==> flow/design.v <==
module FA(inputA, inputB, outputY, Cin, Cout);
 input inputA;
 input inputB;
 input Cin;
 output Cout;
 output outputY;
 wire c1, c2, c3, a1;
 xor g1(a1, inputA, inputB);
 xor g2(outputY, Cin, a1);
 and g3(c1, inputA,inputB);
 and g4(c2, inputA, Cin);
 and g5(c3, inputB, Cin);
 or  g6(Cout, c1, c2, c3);
endmodule  
module FA8(inputA,inputB,outputY,Cin,Co);
 input [7:0]inputA;
 input [7:0]inputB;
 input Cin;
 output Co;
 output [7:0]outputY;
 wire [6:0]Cout;
FA i1(inputA[0], inputB[0], outputY[0], Cin, Cout[0]);
FA i2(inputA[1], inputB[1], outputY[1], Cout[0], Cout[1]);
FA i3(inputA[2], inputB[2], outputY[2], Cout[1], Cout[2]);
FA i4(inputA[3], inputB[3], outputY[3], Cout[2], Cout[3]);
FA i5(inputA[4], inputB[4], outputY[4], Cout[3], Cout[4]);
FA i6(inputA[5], inputB[5], outputY[5], Cout[4], Cout[5]);
FA i7(inputA[6], inputB[6], outputY[6], Cout[5], Cout[6]);
FA i8(inputA[7], inputB[7], outputY[7], Cout[6], Co);
endmodule
module mult8 (out, a, b);
	output [7:0] out;
	input  [7:0] a;
	input  [7:0] b;
        wire  [15:0] out1;
	assign out1 = a * b;
        assign out=out1[11:4];
endmodule
module SigmoidROM(out, add, CS, read);
output[7:0] out;
input[7:0] add;
input CS,read;
reg [7:0] out;
reg [7:0] rom;
always @(*)
begin
case(add)
8'd0: rom = 8'd255;
8'd1: rom = 8'd254;
8'd2: rom = 8'd253;
8'd3: rom = 8'd252;
8'd4: rom = 8'd251;
8'd5: rom = 8'd250;
8'd6: rom = 8'd249;
8'd7: rom = 8'd248;
8'd8: rom = 8'd247;
8'd9: rom = 8'd246;
8'd10: rom = 8'd245;
8'd11: rom = 8'd244;
8'd12: rom = 8'd243;
8'd13: rom = 8'd242;
8'd14: rom = 8'd241;
8'd15: rom = 8'd240;
8'd16: rom = 8'd239;
8'd17: rom = 8'd238;
8'd18: rom = 8'd237;
8'd19: rom = 8'd236;
8'd20: rom = 8'd235;
8'd21: rom = 8'd234;
8'd22: rom = 8'd233;
8'd23: rom = 8'd232;
8'd24: rom = 8'd231;
8'd25: rom = 8'd230;
8'd26: rom = 8'd229;
8'd27: rom = 8'd228;
8'd28: rom = 8'd227;
8'd29: rom = 8'd226;
8'd30: rom = 8'd225;
8'd31: rom = 8'd224;
8'd32: rom = 8'd223;
8'd33: rom = 8'd222;
8'd34: rom = 8'd221;
8'd35: rom = 8'd220;
8'd36: rom = 8'd219;
8'd37: rom = 8'd218;
8'd38: rom = 8'd217;
8'd39: rom = 8'd216;
8'd40: rom = 8'd215;
8'd41: rom = 8'd214;
8'd42: rom = 8'd213;
8'd43: rom = 8'd212;
8'd44: rom = 8'd211;
8'd45: rom = 8'd210;
8'd46: rom = 8'd209;
8'd47: rom = 8'd208;
8'd48: rom = 8'd207;
8'd49: rom = 8'd206;
8'd50: rom = 8'd205;
8'd51: rom = 8'd204;
8'd52: rom = 8'd203;
8'd53: rom = 8'd202;
8'd54: rom = 8'd201;
8'd55: rom = 8'd200;
8'd56: rom = 8'd199;
8'd57: rom = 8'd198;
8'd58: rom = 8'd197;
8'd59: rom = 8'd196;
8'd60: rom = 8'd195;
8'd61: rom = 8'd194;
8'd62: rom = 8'd193;
8'd63: rom = 8'd192;
8'd64: rom = 8'd191;
8'd65: rom = 8'd190;
8'd66: rom = 8'd189;
8'd67: rom = 8'd188;
8'd68: rom = 8'd187;
8'd69: rom = 8'd186;
8'd70: rom = 8'd185;
8'd71: rom = 8'd184;
8'd72: rom = 8'd183;
8'd73: rom = 8'd182;
8'd74: rom = 8'd181;
8'd75: rom = 8'd180;
8'd76: rom = 8'd179;
8'd77: rom = 8'd178;
8'd78: rom = 8'd177;
8'd79: rom = 8'd176;
8'd80: rom = 8'd175;
8'd81: rom = 8'd174;
8'd82: rom = 8'd173;
8'd83: rom = 8'd172;
8'd84: rom = 8'd171;
8'd85: rom = 8'd170;
8'd86: rom = 8'd169;
8'd87: rom = 8'd168;
8'd88: rom = 8'd167;
8'd89: rom = 8'd166;
8'd90: rom = 8'd165;
8'd91: rom = 8'd164;
8'd92: rom = 8'd163;
8'd93: rom = 8'd162;
8'd94: rom = 8'd161;
8'd95: rom = 8'd160;
8'd96: rom = 8'd159;
8'd97: rom = 8'd158;
8'd98: rom = 8'd157;
8'd99: rom = 8'd156;
8'd100: rom = 8'd155;
8'd101: rom = 8'd154;
8'd102: rom = 8'd153;
8'd103: rom = 8'd152;
8'd104: rom = 8'd151;
8'd105: rom = 8'd150;
8'd106: rom = 8'd149;
8'd107: rom = 8'd148;
8'd108: rom = 8'd147;
8'd109: rom = 8'd146;
8'd110: rom = 8'd145;
8'd111: rom = 8'd144;
8'd112: rom = 8'd143;
8'd113: rom = 8'd142;
8'd114: rom = 8'd141;
8'd115: rom = 8'd140;
8'd116: rom = 8'd139;
8'd117: rom = 8'd138;
8'd118: rom = 8'd137;
8'd119: rom = 8'd136;
8'd120: rom = 8'd135;
8'd121: rom = 8'd134;
8'd122: rom = 8'd133;
8'd123: rom = 8'd132;
8'd124: rom = 8'd131;
8'd125: rom = 8'd130;
8'd126: rom = 8'd129;
8'd127: rom = 8'd128;
8'd128: rom = 8'd127;
8'd129: rom = 8'd126;
8'd130: rom = 8'd125;
8'd131: rom = 8'd124;
8'd132: rom = 8'd123;
8'd133: rom = 8'd122;
8'd134: rom = 8'd121;
8'd135: rom = 8'd120;
8'd136: rom = 8'd119;
8'd137: rom = 8'd118;
8'd138: rom = 8'd117;
8'd139: rom = 8'd116;
8'd140: rom = 8'd115;
8'd141: rom = 8'd114;
8'd142: rom = 8'd113;
8'd143: rom = 8'd112;
8'd144: rom = 8'd111;
8'd145: rom = 8'd110;
8'd146: rom = 8'd109;
8'd147: rom = 8'd108;
8'd148: rom = 8'd107;
8'd149: rom = 8'd106;
8'd150: rom = 8'd105;
8'd151: rom = 8'd104;
8'd152: rom = 8'd103;
8'd153: rom = 8'd102;
8'd154: rom = 8'd101;
8'd155: rom = 8'd100;
8'd156: rom = 8'd99;
8'd157: rom = 8'd98;
8'd158: rom = 8'd97;
8'd159: rom = 8'd96;
8'd160: rom = 8'd95;
8'd161: rom = 8'd94;
8'd162: rom = 8'd93;
8'd163: rom = 8'd92;
8'd164: rom = 8'd91;
8'd165: rom = 8'd90;
8'd166: rom = 8'd89;
8'd167: rom = 8'd88;
8'd168: rom = 8'd87;
8'd169: rom = 8'd86;
8'd170: rom = 8'd85;
8'd171: rom = 8'd84;
8'd172: rom = 8'd83;
8'd173: rom = 8'd82;
8'd174: rom = 8'd81;
8'd175: rom = 8'd80;
8'd176: rom = 8'd79;
8'd177: rom = 8'd78;
8'd178: rom = 8'd77;
8'd179: rom = 8'd76;
8'd180: rom = 8'd75;
8'd181: rom = 8'd74;
8'd182: rom = 8'd73;
8'd183: rom = 8'd72;
8'd184: rom = 8'd71;
8'd185: rom = 8'd70;
8'd186: rom = 8'd69;
8'd187: rom = 8'd68;
8'd188: rom = 8'd67;
8'd189: rom = 8'd66;
8'd190: rom = 8'd65;
8'd191: rom = 8'd64;
8'd192: rom = 8'd63;
8'd193: rom = 8'd62;
8'd194: rom = 8'd61;
8'd195: rom = 8'd60;
8'd196: rom = 8'd59;
8'd197: rom = 8'd58;
8'd198: rom = 8'd57;
8'd199: rom = 8'd56;
8'd200: rom = 8'd55;
8'd201: rom = 8'd54;
8'd202: rom = 8'd53;
8'd203: rom = 8'd52;
8'd204: rom = 8'd51;
8'd205: rom = 8'd50;
8'd206: rom = 8'd49;
8'd207: rom = 8'd48;
8'd208: rom = 8'd47;
8'd209: rom = 8'd46;
8'd210: rom = 8'd45;
8'd211: rom = 8'd44;
8'd212: rom = 8'd43;
8'd213: rom = 8'd42;
8'd214: rom = 8'd41;
8'd215: rom = 8'd40;
8'd216: rom = 8'd39;
8'd217: rom = 8'd38;
8'd218: rom = 8'd37;
8'd219: rom = 8'd36;
8'd220: rom = 8'd35;
8'd221: rom = 8'd34;
8'd222: rom = 8'd33;
8'd223: rom = 8'd32;
8'd224: rom = 8'd31;
8'd225: rom = 8'd30;
8'd226: rom = 8'd29;
8'd227: rom = 8'd28;
8'd228: rom = 8'd27;
8'd229: rom = 8'd26;
8'd230: rom = 8'd25;
8'd231: rom = 8'd24;
8'd232: rom = 8'd23;
8'd233: rom = 8'd22;
8'd234: rom = 8'd21;
8'd235: rom = 8'd20;
8'd236: rom = 8'd19;
8'd237: rom = 8'd18;
8'd238: rom = 8'd17;
8'd239: rom = 8'd16;
8'd240: rom = 8'd15;
8'd241: rom = 8'd14;
8'd242: rom = 8'd13;
8'd243: rom = 8'd12;
8'd244: rom = 8'd11;
8'd245: rom = 8'd10;
8'd246: rom = 8'd9;
8'd247: rom = 8'd8;
8'd248: rom = 8'd7;
8'd249: rom = 8'd6;
8'd250: rom = 8'd5;
8'd251: rom = 8'd4;
8'd252: rom = 8'd3;
8'd253: rom = 8'd2;
8'd254: rom = 8'd1;
8'd255: rom = 8'd0;
default: rom = 8'd0;
endcase
end
always @(posedge CS)
begin
if(read==1)
out<=rom;
else
out<=0;
end
endmodule
module LSTM(clk, Of, En, Ci, Cip, In, Ui, Uf, Uk, Uo, Wi, Wk, Wf, Wo, Vo, Bi, Bo, Bf, Bk, PrevH, Cout, Hout);
 input clk, En, Cip; 
 input [7:0] In, Ci, Ui, Uf, Uk;
 input [7:0] Uo, Wi, Wk, Wf, Wo;
 input [7:0] Vo, Bi, Bo, Bf, Bk;
 input [7:0]           PrevH;
 output [7:0] Cout, Hout;
 output Of;
 wire [7:0] m1, m2, m3, m4;
 wire [7:0] m5, m7, m8;
 wire [7:0] m9, m10, m11, m12;
 wire [7:0] m13, m14, m15, m16;
 wire [7:0] i1, f1, k1, o1;
 wire [7:0] It, Ft, Kt, t1;
 wire [10:0] Cin;
 mult8 ins1(m1, In, Wi); 
 mult8 ins2(m2, PrevH, Ui);
 FA8   ins3(m1, m2, m3, Cip, Cin[0]);
 FA8   ins4(m3, Bi, i1,Cin[0], Cin[1]);
 SigmoidROM sg1(It, i1, clk, En);
 mult8 ins5(m4, In, Wf); 
 mult8 ins6(t1, In, Wf);
 FA8   ins7(t1, m4, m5, Cin[1], Cin[2]);
 FA8   ins8(t1, Bi, f1, Cin[2], Cin[3]);
 SigmoidROM sg2(Ft, f1, clk, En);
 mult8 ins9(m7, In, Wk); 
 mult8 ins10(m8, PrevH, Uk);
 FA8   ins11(m7, m8, m9, Cin[3], Cin[4]);
 FA8   ins12(m9, Bk, k1, Cin[4], Cin[5]);
 SigmoidROM sg3(Kt, k1, clk, En);
 FA8   ins13(It, Kt, m10,Cin[5], Cin[6]);
 FA8   ins14(Ft, Ci, m11, Cin[6], Cin[7]);
 FA8   ins15(m10, m11, Cout, Cin[7], Cin[8]);
 mult8 ins16(m12, In, Wo); 
 mult8 ins17(m13, PrevH, Uo);
 mult8 ins18(m14, Ci, Vo);
 FA8   ins19(m12, m13, m15, Cin[8], Cin[9]);
 FA8   ins21(m14, Bo, m16, Cin[9], Cin[10]);
 FA8   ins22(m16, m15, o1, Cin[10], Of);
 SigmoidROM sg4(Hout, o1, clk, En);
 endmodule
Appendix: tool output

Reports on LSTM
Tool output for the design above before and after an edit, in the order of the flow.
"orig" refers to lines of the RTL above, "edited" to lines of the edited file.
"diff" is "edited" less "orig", of the values as shown; "rel_change_pct" is that difference over "orig", in percent.
Cell names lack the library's common part.
{"block": "setup", "top": "LSTM", "clock_port": "clk", "cell_library": "sky130hd", "corner": "tt_025C_1v80"}

Diff
The edit as a unified diff against the file above.
This change comes from a script, not from a designer. The edited design behaves differently; no optimisation was intended.
begin of diff
@@ -313,7 +313,7 @@
 end
 endmodule
-module LSTM(clk, Of, En, Ci, Cip, In, Ui, Uf, Uk, Uo, Wi, Wk, Wf, Wo, Vo, Bi, Bo, Bf, Bk, PrevH, Cout, Hout);
+module LSTM(clk, Of, En, Ci, Cip, In, Ui, Uf, Uk_pad, Uo, Wi, Wk, Wf, Wo, Vo, Bi, Bo, Bf, Bk, PrevH, Cout, Hout);
  input clk, En, Cip; 
- input [7:0] In, Ci, Ui, Uf, Uk;
+ input [7:0] In, Ci, Ui, Uf, Uk_pad;
  input [7:0] Uo, Wi, Wk, Wf, Wo;
  input [7:0] Vo, Bi, Bo, Bf, Bk;
@@ -321,4 +321,6 @@
  output [7:0] Cout, Hout;
  output Of;
+ reg [7:0] Uk;
+ always @(posedge clk) Uk <= Uk_pad;
  wire [7:0] m1, m2, m3, m4;
  wire [7:0] m5, m7, m8;
end of diff

After elaboration
Counts by Yosys on the flattened word-level netlist (proc, flatten, opt, wreduce; memories kept). Register bits leave out memories and registers merged into their read ports (data or address); mux counts leave out enables and synchronous resets folded into registers. Print and check cells are left out.
Yosys's memory passes give these memory sizes; they may raise the number of words (mostly to a power of two), join words into wider ones and drop unused or constant bits.
{"block": "classes", "item": "n_mul", "orig": 8, "edited": 8, "diff": 0, "rel_change_pct": 0.00}
{"block": "classes", "item": "logic", "orig": 640, "edited": 640, "diff": 0, "rel_change_pct": 0.00}
{"block": "classes", "item": "reduce_logical", "orig": 4, "edited": 4, "diff": 0, "rel_change_pct": 0.00}
Operator kinds equal on both sides are left out: 5.
{"block": "word_totals", "item": "regBits", "orig": 0, "edited": 8, "diff": 8}
{"block": "word_totals", "item": "romBits", "orig": 8192, "edited": 8192, "diff": 0, "rel_change_pct": 0.00}
{"block": "word_totals", "item": "clocked_rd_ports_x_width", "orig": 32, "edited": 32, "diff": 0, "rel_change_pct": 0.00}
{"block": "word_totals", "item": "mem_count", "orig": 4, "edited": 4, "diff": 0, "rel_change_pct": 0.00}
{"block": "word_totals", "item": "inputBits", "orig": 131, "edited": 131, "diff": 0, "rel_change_pct": 0.00}
{"block": "word_totals", "item": "output_inout_bits", "orig": 17, "edited": 17, "diff": 0, "rel_change_pct": 0.00}
{"block": "word_totals", "item": "word_cells", "orig": 656, "edited": 657, "diff": 1, "rel_change_pct": 0.15}
{"block": "memory_table", "item": "mem_shapes", "orig": "256 x 8 bit 1R0W; 256 x 8 bit 1R0W; 256 x 8 bit 1R0W; 256 x 8 bit 1R0W", "edited": "256 x 8 bit 1R0W; 256 x 8 bit 1R0W; 256 x 8 bit 1R0W; 256 x 8 bit 1R0W"}

Longest topological paths
Yosys ltp: most cells in a row. Word level: on the elaborated netlist, between registers, memories and ports. Mapped: between sequential cells and ports; inverters and the memories' decode and read muxes count.
{"block": "logic_depth", "item": "word_depth", "orig": 289, "edited": 289, "diff": 0, "rel_change_pct": 0.00}
{"block": "logic_depth", "item": "abc_area", "orig": "0", "edited": "0"}
{"block": "logic_depth", "item": "ltp_mapped", "orig": 98, "edited": 98, "diff": 0, "rel_change_pct": 0.00}
{"block": "logic_depth", "item": "depth_no_buf", "orig": 96, "edited": 96, "diff": 0, "rel_change_pct": 0.00}

Synthesis result
Yosys stat after the flow's synthesis: flattened, memories mapped to cells. It holds for the ABC_AREA given above (unset counts as 0); a run with the other value may have another netlist.
{"block": "types", "type": "dfxtp_1", "orig": 32, "edited": 40, "diff": 8, "rel_change_pct": 25.00}
{"block": "types", "type": "o21ai_1", "orig": 7, "edited": 5, "diff": -2, "rel_change_pct": -28.57}
{"block": "types", "type": "o21ai_2", "orig": 1, "edited": 3, "diff": 2, "rel_change_pct": 200.00}
{"block": "types", "type": "and2_1", "orig": 252, "edited": 253, "diff": 1, "rel_change_pct": 0.40}
{"block": "types", "type": "and2_2", "orig": 5, "edited": 4, "diff": -1, "rel_change_pct": -20.00}
Cell types equal on both sides are left out: 35.
{"block": "synth_totals", "item": "cells", "orig": 1755, "edited": 1763, "diff": 8, "rel_change_pct": 0.46}
{"block": "synth_totals", "item": "mapped_area_um2", "orig": 15693.8, "edited": 15860.2, "diff": 166.4, "rel_change_pct": 1.06}
{"block": "synth_totals", "item": "seq_area_um2", "orig": 640.6, "edited": 800.8, "diff": 160.2, "rel_change_pct": 25.01}
{"block": "synth_totals", "item": "ffs", "orig": 32, "edited": 40, "diff": 8, "rel_change_pct": 25.00}
{"block": "synth_totals", "item": "buffers", "orig": 49, "edited": 49, "diff": 0, "rel_change_pct": 0.00}
The figures by module come from a second, unflattened synthesis with its own total; it is not the netlist above.
{"block": "unflattened", "item": "hier_cells", "orig": 1861, "edited": 1887, "diff": 26, "rel_change_pct": 1.40}
{"block": "unflattened", "item": "area_unflattened_um2", "orig": 17807.1, "edited": 18215.0, "diff": 407.9, "rel_change_pct": 2.29}
Rows give one instance, submodules left out.
{"block": "by_module_orig", "module": "mult8", "n_inst": 9, "n_cells": 189, "area_um2": 1671.6, "mod_seq_area_um2": 0.0}
{"block": "by_module_orig", "module": "FA", "n_inst": 96, "n_cells": 1, "area_um2": 20.0, "mod_seq_area_um2": 0.0}
{"block": "by_module_orig", "module": "SigmoidROM", "n_inst": 4, "n_cells": 16, "area_um2": 210.2, "mod_seq_area_um2": 160.2}
{"block": "by_module_orig", "module": "FA8", "n_inst": 12, "n_cells": 0, "area_um2": 0.0, "mod_seq_area_um2": 0.0}
{"block": "by_module_orig", "module": "LSTM", "n_inst": 1, "n_cells": 0, "area_um2": 0.0, "mod_seq_area_um2": 0.0}
{"block": "by_module_edited", "module": "mult8", "n_inst": 9, "n_cells": 191, "area_um2": 1699.1, "mod_seq_area_um2": 0.0}
{"block": "by_module_edited", "module": "FA", "n_inst": 96, "n_cells": 1, "area_um2": 20.0, "mod_seq_area_um2": 0.0}
{"block": "by_module_edited", "module": "SigmoidROM", "n_inst": 4, "n_cells": 16, "area_um2": 210.2, "mod_seq_area_um2": 160.2}
{"block": "by_module_edited", "module": "LSTM", "n_inst": 1, "n_cells": 8, "area_um2": 160.2, "mod_seq_area_um2": 160.2}
{"block": "by_module_edited", "module": "FA8", "n_inst": 12, "n_cells": 0, "area_um2": 0.0, "mod_seq_area_um2": 0.0}

Worst setup path after synthesis
Source: OpenSTA report_checks on the synthesized netlist (no wires, ideal clock, input and output delay 20% of the period each), path of least setup slack; recovery checks are left aside. Register names are those of the netlist, which keeps one name where synthesis merged equal registers.
{"block": "synth_path", "item": "path_kind", "orig": "input -> output", "edited": "input -> output"}
{"block": "synth_path", "item": "startpoint", "orig": "input In[5]", "edited": "input In[5]"}
{"block": "synth_path", "item": "endpoint", "orig": "output Of", "edited": "output Of"}
{"block": "synth_path", "item": "period_ns", "orig": 45.0, "edited": 45.0, "diff": 0.0, "rel_change_pct": 0.00}
{"block": "synth_path", "item": "in_delay_ns", "orig": 9.000, "edited": 9.000, "diff": 0.000, "rel_change_pct": 0.00}
{"block": "synth_path", "item": "out_delay_ns", "orig": 9.000, "edited": 9.000, "diff": 0.000, "rel_change_pct": 0.00}
{"block": "synth_path", "item": "launch_ns", "orig": 9.000, "edited": 9.000, "diff": 0.000, "rel_change_pct": 0.00}
{"block": "synth_path", "item": "t_arrival_ns", "orig": 35.680, "edited": 35.680, "diff": 0.000, "rel_change_pct": 0.00}
{"block": "synth_path", "item": "t_required_ns", "orig": 36.000, "edited": 36.000, "diff": 0.000, "rel_change_pct": 0.00}
{"block": "synth_path", "item": "slack_ns", "orig": 0.320, "edited": 0.320, "diff": 0.000}
{"block": "synth_path", "item": "path_delay_ns", "orig": 26.680, "edited": 26.680, "diff": 0.000, "rel_change_pct": 0.00}
{"block": "synth_path", "item": "path_stages", "orig": 97, "edited": 97, "diff": 0, "rel_change_pct": 0.00}
{"block": "synth_path", "item": "path_buffers", "orig": 2, "edited": 2, "diff": 0, "rel_change_pct": 0.00}
{"block": "synth_path", "item": "synth_period_reached_ns", "orig": 44.68, "edited": 44.68, "diff": 0.00, "rel_change_pct": 0.00}
"path_delay_ns" is the arrival time less input delay plus setup time.
At an output port there is no setup time.
"path_stages" counts driving pins, that of a launching flip-flop among them; a cell with two outputs on the path counts twice.
"synth_period_reached_ns" is the clock period less the worst setup slack; recovery checks do not enter. This is arithmetic on one report: input and output delays are still those of the set period (20% each).
Between the ends stands the longest chain of elaborated cells between them, by number of cells; it is not shown to be the way that was timed. Of several equally long chains one is given.
A line is the first line of the expression or statement that the cell stems from. Yosys adds cells for indexed reads and writes and turns some case tables into memories.
{"block": "synth_via_orig", "cell_sequence": "clkbuf_1 clkbuf_1 nand2_1 fa_1 fa_1 inv_1 fa_1 inv_1 fa_1 inv_1 ha_1 nand2_1 o21ai_0 o41ai_1 xnor2_1 fa_1 fa_1 fa_1 (+61 left out) fa_1 inv_1 fa_1 fa_1 fa_1 fa_1 fa_1 fa_1 fa_1 inv_1 fa_1 fa_1 fa_1 fa_1 fa_1 fa_1 fa_1 inv_1", "elab_chain_len": 286, "cone_cells": 502, "classes_between": "mul (4); logic (498)"}
{"block": "synth_lines_orig", "item": "from (decl)", "line": 317, "source": "input [7:0] In, Ci, Ui, Uf, Uk;"}
{"block": "synth_lines_orig", "item": "8-bit by 8-bit multiplier with 12-bit output", "line": 36, "source": "assign out1 = a * b;"}
{"block": "synth_lines_orig", "item": "1-bit AND", "line": 10, "source": "and g3(c1, inputA,inputB);"}
{"block": "synth_lines_orig", "item": "1-bit bitwise OR x2", "line": 13, "source": "or  g6(Cout, c1, c2, c3);"}
{"block": "synth_lines_orig", "item": "1-bit AND", "line": 11, "source": "and g4(c2, inputA, Cin);"}
{"block": "synth_lines_orig", "item": "1-bit bitwise OR x2", "line": 13}
{"block": "synth_lines_orig", "item": "1-bit AND", "line": 11}
{"block": "synth_lines_orig", "item": "1-bit bitwise OR x2", "line": 13}
{"block": "synth_lines_orig", "item": "(+265 left out)"}
{"block": "synth_lines_orig", "item": "1-bit bitwise OR x2", "line": 13}
{"block": "synth_lines_orig", "item": "1-bit AND", "line": 11}
{"block": "synth_lines_orig", "item": "1-bit bitwise OR x2", "line": 13}
{"block": "synth_lines_orig", "item": "1-bit AND", "line": 11}
{"block": "synth_lines_orig", "item": "1-bit bitwise OR x2", "line": 13}
{"block": "synth_lines_orig", "item": "1-bit AND", "line": 11}
{"block": "synth_lines_orig", "item": "1-bit bitwise OR x2", "line": 13}
{"block": "synth_lines_orig", "item": "to (decl)", "line": 322, "source": "output Of;"}
{"block": "synth_via_edited", "cell_sequence": "clkbuf_1 clkbuf_1 nand2_1 fa_1 fa_1 inv_1 fa_1 inv_1 fa_1 inv_1 ha_1 nand2_1 o21ai_0 o41ai_1 xnor2_1 fa_1 fa_1 fa_1 (+61 left out) fa_1 inv_1 fa_1 fa_1 fa_1 fa_1 fa_1 fa_1 fa_1 inv_1 fa_1 fa_1 fa_1 fa_1 fa_1 fa_1 fa_1 inv_1", "elab_chain_len": 286, "cone_cells": 502, "classes_between": "mul (4); logic (498)"}
{"block": "synth_lines_edited", "item": "from (decl)", "line": 317, "source": "input [7:0] In, Ci, Ui, Uf, Uk_pad;"}
{"block": "synth_lines_edited", "item": "8-bit by 8-bit multiplier with 12-bit output", "line": 36, "source": "assign out1 = a * b;"}
{"block": "synth_lines_edited", "item": "1-bit AND", "line": 10, "source": "and g3(c1, inputA,inputB);"}
{"block": "synth_lines_edited", "item": "1-bit bitwise OR x2", "line": 13, "source": "or  g6(Cout, c1, c2, c3);"}
{"block": "synth_lines_edited", "item": "1-bit AND", "line": 11, "source": "and g4(c2, inputA, Cin);"}
{"block": "synth_lines_edited", "item": "1-bit bitwise OR x2", "line": 13}
{"block": "synth_lines_edited", "item": "1-bit AND", "line": 11}
{"block": "synth_lines_edited", "item": "1-bit bitwise OR x2", "line": 13}
{"block": "synth_lines_edited", "item": "(+265 left out)"}
{"block": "synth_lines_edited", "item": "1-bit bitwise OR x2", "line": 13}
{"block": "synth_lines_edited", "item": "1-bit AND", "line": 11}
{"block": "synth_lines_edited", "item": "1-bit bitwise OR x2", "line": 13}
{"block": "synth_lines_edited", "item": "1-bit AND", "line": 11}
{"block": "synth_lines_edited", "item": "1-bit bitwise OR x2", "line": 13}
{"block": "synth_lines_edited", "item": "1-bit AND", "line": 11}
{"block": "synth_lines_edited", "item": "1-bit bitwise OR x2", "line": 13}
{"block": "synth_lines_edited", "item": "to (decl)", "line": 322, "source": "output Of;"}

Path in the finished layout
Path of least setup slack in the final report of the runs of set A (OpenROAD, finished layout, wires in). Where an end is a register, its clock arrival counts in the times.
{"block": "layout_path", "item": "path_kind", "orig": "input -> output", "edited": "input -> output"}
{"block": "layout_path", "item": "startpoint", "orig": "input In[2]", "edited": "input In[5]"}
{"block": "layout_path", "item": "endpoint", "orig": "output Of", "edited": "output Of"}
{"block": "layout_path", "item": "period_ns", "orig": 45.0, "edited": 45.0, "diff": 0.0, "rel_change_pct": 0.00}
{"block": "layout_path", "item": "in_delay_ns", "orig": 9.00, "edited": 9.00, "diff": 0.00, "rel_change_pct": 0.00}
{"block": "layout_path", "item": "out_delay_ns", "orig": 9.00, "edited": 9.00, "diff": 0.00, "rel_change_pct": 0.00}
{"block": "layout_path", "item": "launch_ns", "orig": 9.00, "edited": 9.00, "diff": 0.00, "rel_change_pct": 0.00}
{"block": "layout_path", "item": "t_arrival_ns", "orig": 34.95, "edited": 35.10, "diff": 0.15, "rel_change_pct": 0.43}
{"block": "layout_path", "item": "t_required_ns", "orig": 36.00, "edited": 36.00, "diff": 0.00, "rel_change_pct": 0.00}
{"block": "layout_path", "item": "slack_ns", "orig": 1.05, "edited": 0.90, "diff": -0.15}
{"block": "layout_path", "item": "path_stages", "orig": 98, "edited": 97, "diff": -1, "rel_change_pct": -1.02}
{"block": "layout_path", "item": "path_buffers", "orig": 4, "edited": 2, "diff": -2, "rel_change_pct": -50.00}
Between the ends stands the longest chain of elaborated cells between them, by number of cells; it is not shown to be the way that was timed. Of several equally long chains one is given.
{"block": "layout_via_orig", "cell_sequence": "clkdlybuf4s50_1 buf_6 buf_4 and2_1 fa_1 fa_1 fa_1 inv_1 fa_1 inv_1 ha_1 nor2_1 o21bai_2 o41ai_4 xnor2_2 fa_2 fa_2 fa_2 (+62 left out) inv_2 fa_2 fa_2 fa_2 fa_2 fa_2 fa_2 fa_1 inv_1 fa_2 fa_2 fa_2 fa_2 fa_2 fa_2 fa_1 inv_1 clkdlybuf4s15_2", "elab_chain_len": 289, "cone_cells": 515, "classes_between": "mul (4); logic (511)"}
{"block": "layout_lines_orig", "item": "from (decl)", "line": 317, "source": "input [7:0] In, Ci, Ui, Uf, Uk;"}
{"block": "layout_lines_orig", "item": "8-bit by 8-bit multiplier with 12-bit output", "line": 36, "source": "assign out1 = a * b;"}
{"block": "layout_lines_orig", "item": "1-bit AND", "line": 10, "source": "and g3(c1, inputA,inputB);"}
{"block": "layout_lines_orig", "item": "1-bit bitwise OR x2", "line": 13, "source": "or  g6(Cout, c1, c2, c3);"}
{"block": "layout_lines_orig", "item": "1-bit AND", "line": 11, "source": "and g4(c2, inputA, Cin);"}
{"block": "layout_lines_orig", "item": "1-bit bitwise OR x2", "line": 13}
{"block": "layout_lines_orig", "item": "1-bit AND", "line": 11}
{"block": "layout_lines_orig", "item": "1-bit bitwise OR x2", "line": 13}
{"block": "layout_lines_orig", "item": "(+268 left out)"}
{"block": "layout_lines_orig", "item": "1-bit bitwise OR x2", "line": 13}
{"block": "layout_lines_orig", "item": "1-bit AND", "line": 11}
{"block": "layout_lines_orig", "item": "1-bit bitwise OR x2", "line": 13}
{"block": "layout_lines_orig", "item": "1-bit AND", "line": 11}
{"block": "layout_lines_orig", "item": "1-bit bitwise OR x2", "line": 13}
{"block": "layout_lines_orig", "item": "1-bit AND", "line": 11}
{"block": "layout_lines_orig", "item": "1-bit bitwise OR x2", "line": 13}
{"block": "layout_lines_orig", "item": "to (decl)", "line": 322, "source": "output Of;"}
{"block": "layout_via_edited", "cell_sequence": "clkdlybuf4s50_1 nand2_1 fa_1 fa_1 inv_1 fa_1 inv_1 fa_1 inv_1 ha_1 nand2_1 o21ai_1 o41ai_2 xnor2_2 fa_2 fa_2 fa_2 fa_2 (+61 left out) inv_2 fa_2 fa_2 fa_2 fa_2 fa_2 fa_2 fa_1 inv_1 fa_1 fa_2 fa_2 fa_2 fa_2 fa_2 fa_2 inv_1 clkbuf_2", "elab_chain_len": 286, "cone_cells": 502, "classes_between": "mul (4); logic (498)"}
{"block": "layout_lines_edited", "item": "from (decl)", "line": 317, "source": "input [7:0] In, Ci, Ui, Uf, Uk_pad;"}
{"block": "layout_lines_edited", "item": "8-bit by 8-bit multiplier with 12-bit output", "line": 36, "source": "assign out1 = a * b;"}
{"block": "layout_lines_edited", "item": "1-bit AND", "line": 10, "source": "and g3(c1, inputA,inputB);"}
{"block": "layout_lines_edited", "item": "1-bit bitwise OR x2", "line": 13, "source": "or  g6(Cout, c1, c2, c3);"}
{"block": "layout_lines_edited", "item": "1-bit AND", "line": 11, "source": "and g4(c2, inputA, Cin);"}
{"block": "layout_lines_edited", "item": "1-bit bitwise OR x2", "line": 13}
{"block": "layout_lines_edited", "item": "1-bit AND", "line": 11}
{"block": "layout_lines_edited", "item": "1-bit bitwise OR x2", "line": 13}
{"block": "layout_lines_edited", "item": "(+265 left out)"}
{"block": "layout_lines_edited", "item": "1-bit bitwise OR x2", "line": 13}
{"block": "layout_lines_edited", "item": "1-bit AND", "line": 11}
{"block": "layout_lines_edited", "item": "1-bit bitwise OR x2", "line": 13}
{"block": "layout_lines_edited", "item": "1-bit AND", "line": 11}
{"block": "layout_lines_edited", "item": "1-bit bitwise OR x2", "line": 13}
{"block": "layout_lines_edited", "item": "1-bit AND", "line": 11}
{"block": "layout_lines_edited", "item": "1-bit bitwise OR x2", "line": 13}
{"block": "layout_lines_edited", "item": "to (decl)", "line": 322, "source": "output Of;"}

Measured runs
Runs of the flow (Yosys, OpenROAD) on both versions; the two runs of a pair have the same settings. The constraints put input and output delay at 20% of the set period each and load the outputs with 0.01 pF.
{"block": "settings_set_A", "period_ns": 45.0, "CAP_MARGIN": 20, "CORE_MARGIN": 2, "CORE_UTILIZATION": 40, "SLEW_MARGIN": 20}
{"block": "measured_set_A", "item": "yosys.chip_area_um2", "orig": 15693.8, "edited": 15860.2, "diff": 166.4, "rel_change_pct": 1.06}
{"block": "measured_set_A", "item": "dieArea_um2", "orig": 40834.3, "edited": 41259.8, "diff": 425.5, "rel_change_pct": 1.04}
{"block": "measured_set_A", "item": "cell_area_final_um2", "orig": 18220.0, "edited": 18372.6, "diff": 152.6, "rel_change_pct": 0.84}
{"block": "measured_set_A", "item": "worst_setup_slack_ns", "orig": 1.048, "edited": 0.903, "diff": -0.145}
{"block": "measured_set_A", "item": "total_negative_slack_ns", "orig": 0.000, "edited": 0.000, "diff": 0.000}
{"block": "measured_set_A", "item": "final_hold_ws_ns", "orig": 1.572, "edited": 1.514, "diff": -0.058}
{"block": "measured_set_A", "item": "achieved_period_ns", "orig": 43.952, "edited": 44.097, "diff": 0.145, "rel_change_pct": 0.33}
{"block": "settings_set_B", "CELL_PAD_IN_SITES_DETAIL_PLACEMENT": 2, "CELL_PAD_IN_SITES_GLOBAL_PLACEMENT": 2, "CORE_UTILIZATION": 15, "GPL_TIMING_DRIVEN": 1, "MAX_ROUTING_LAYER": "met4", "PLACE_DENSITY_LB_ADDON": 0.14, "SETUP_SLACK_MARGIN": 1.35, "period_ns": 25.1, "CAP_MARGIN": 20, "CORE_MARGIN": 2, "SLEW_MARGIN": 20}
{"block": "measured_set_B", "item": "yosys.chip_area_um2", "orig": 15693.8, "edited": 15860.2, "diff": 166.4, "rel_change_pct": 1.06}
{"block": "measured_set_B", "item": "dieArea_um2", "orig": 107230.0, "edited": 108353.0, "diff": 1123.0, "rel_change_pct": 1.05}
{"block": "measured_set_B", "item": "cell_area_final_um2", "orig": 20125.6, "edited": 20295.7, "diff": 170.1, "rel_change_pct": 0.85}
{"block": "measured_set_B", "item": "worst_setup_slack_ns", "orig": -9.693, "edited": -9.955, "diff": -0.262}
{"block": "measured_set_B", "item": "total_negative_slack_ns", "orig": -50.724, "edited": -53.639, "diff": -2.915}
{"block": "measured_set_B", "item": "final_hold_ws_ns", "orig": 1.622, "edited": 1.612, "diff": -0.010}
{"block": "measured_set_B", "item": "achieved_period_ns", "orig": 34.793, "edited": 35.055, "diff": 0.262, "rel_change_pct": 0.75}
"achieved_period_ns": clock period set for the run, less the worst setup slack. It is reckoned from that one timing run; input and output delays stay at 20% of the period that was set.
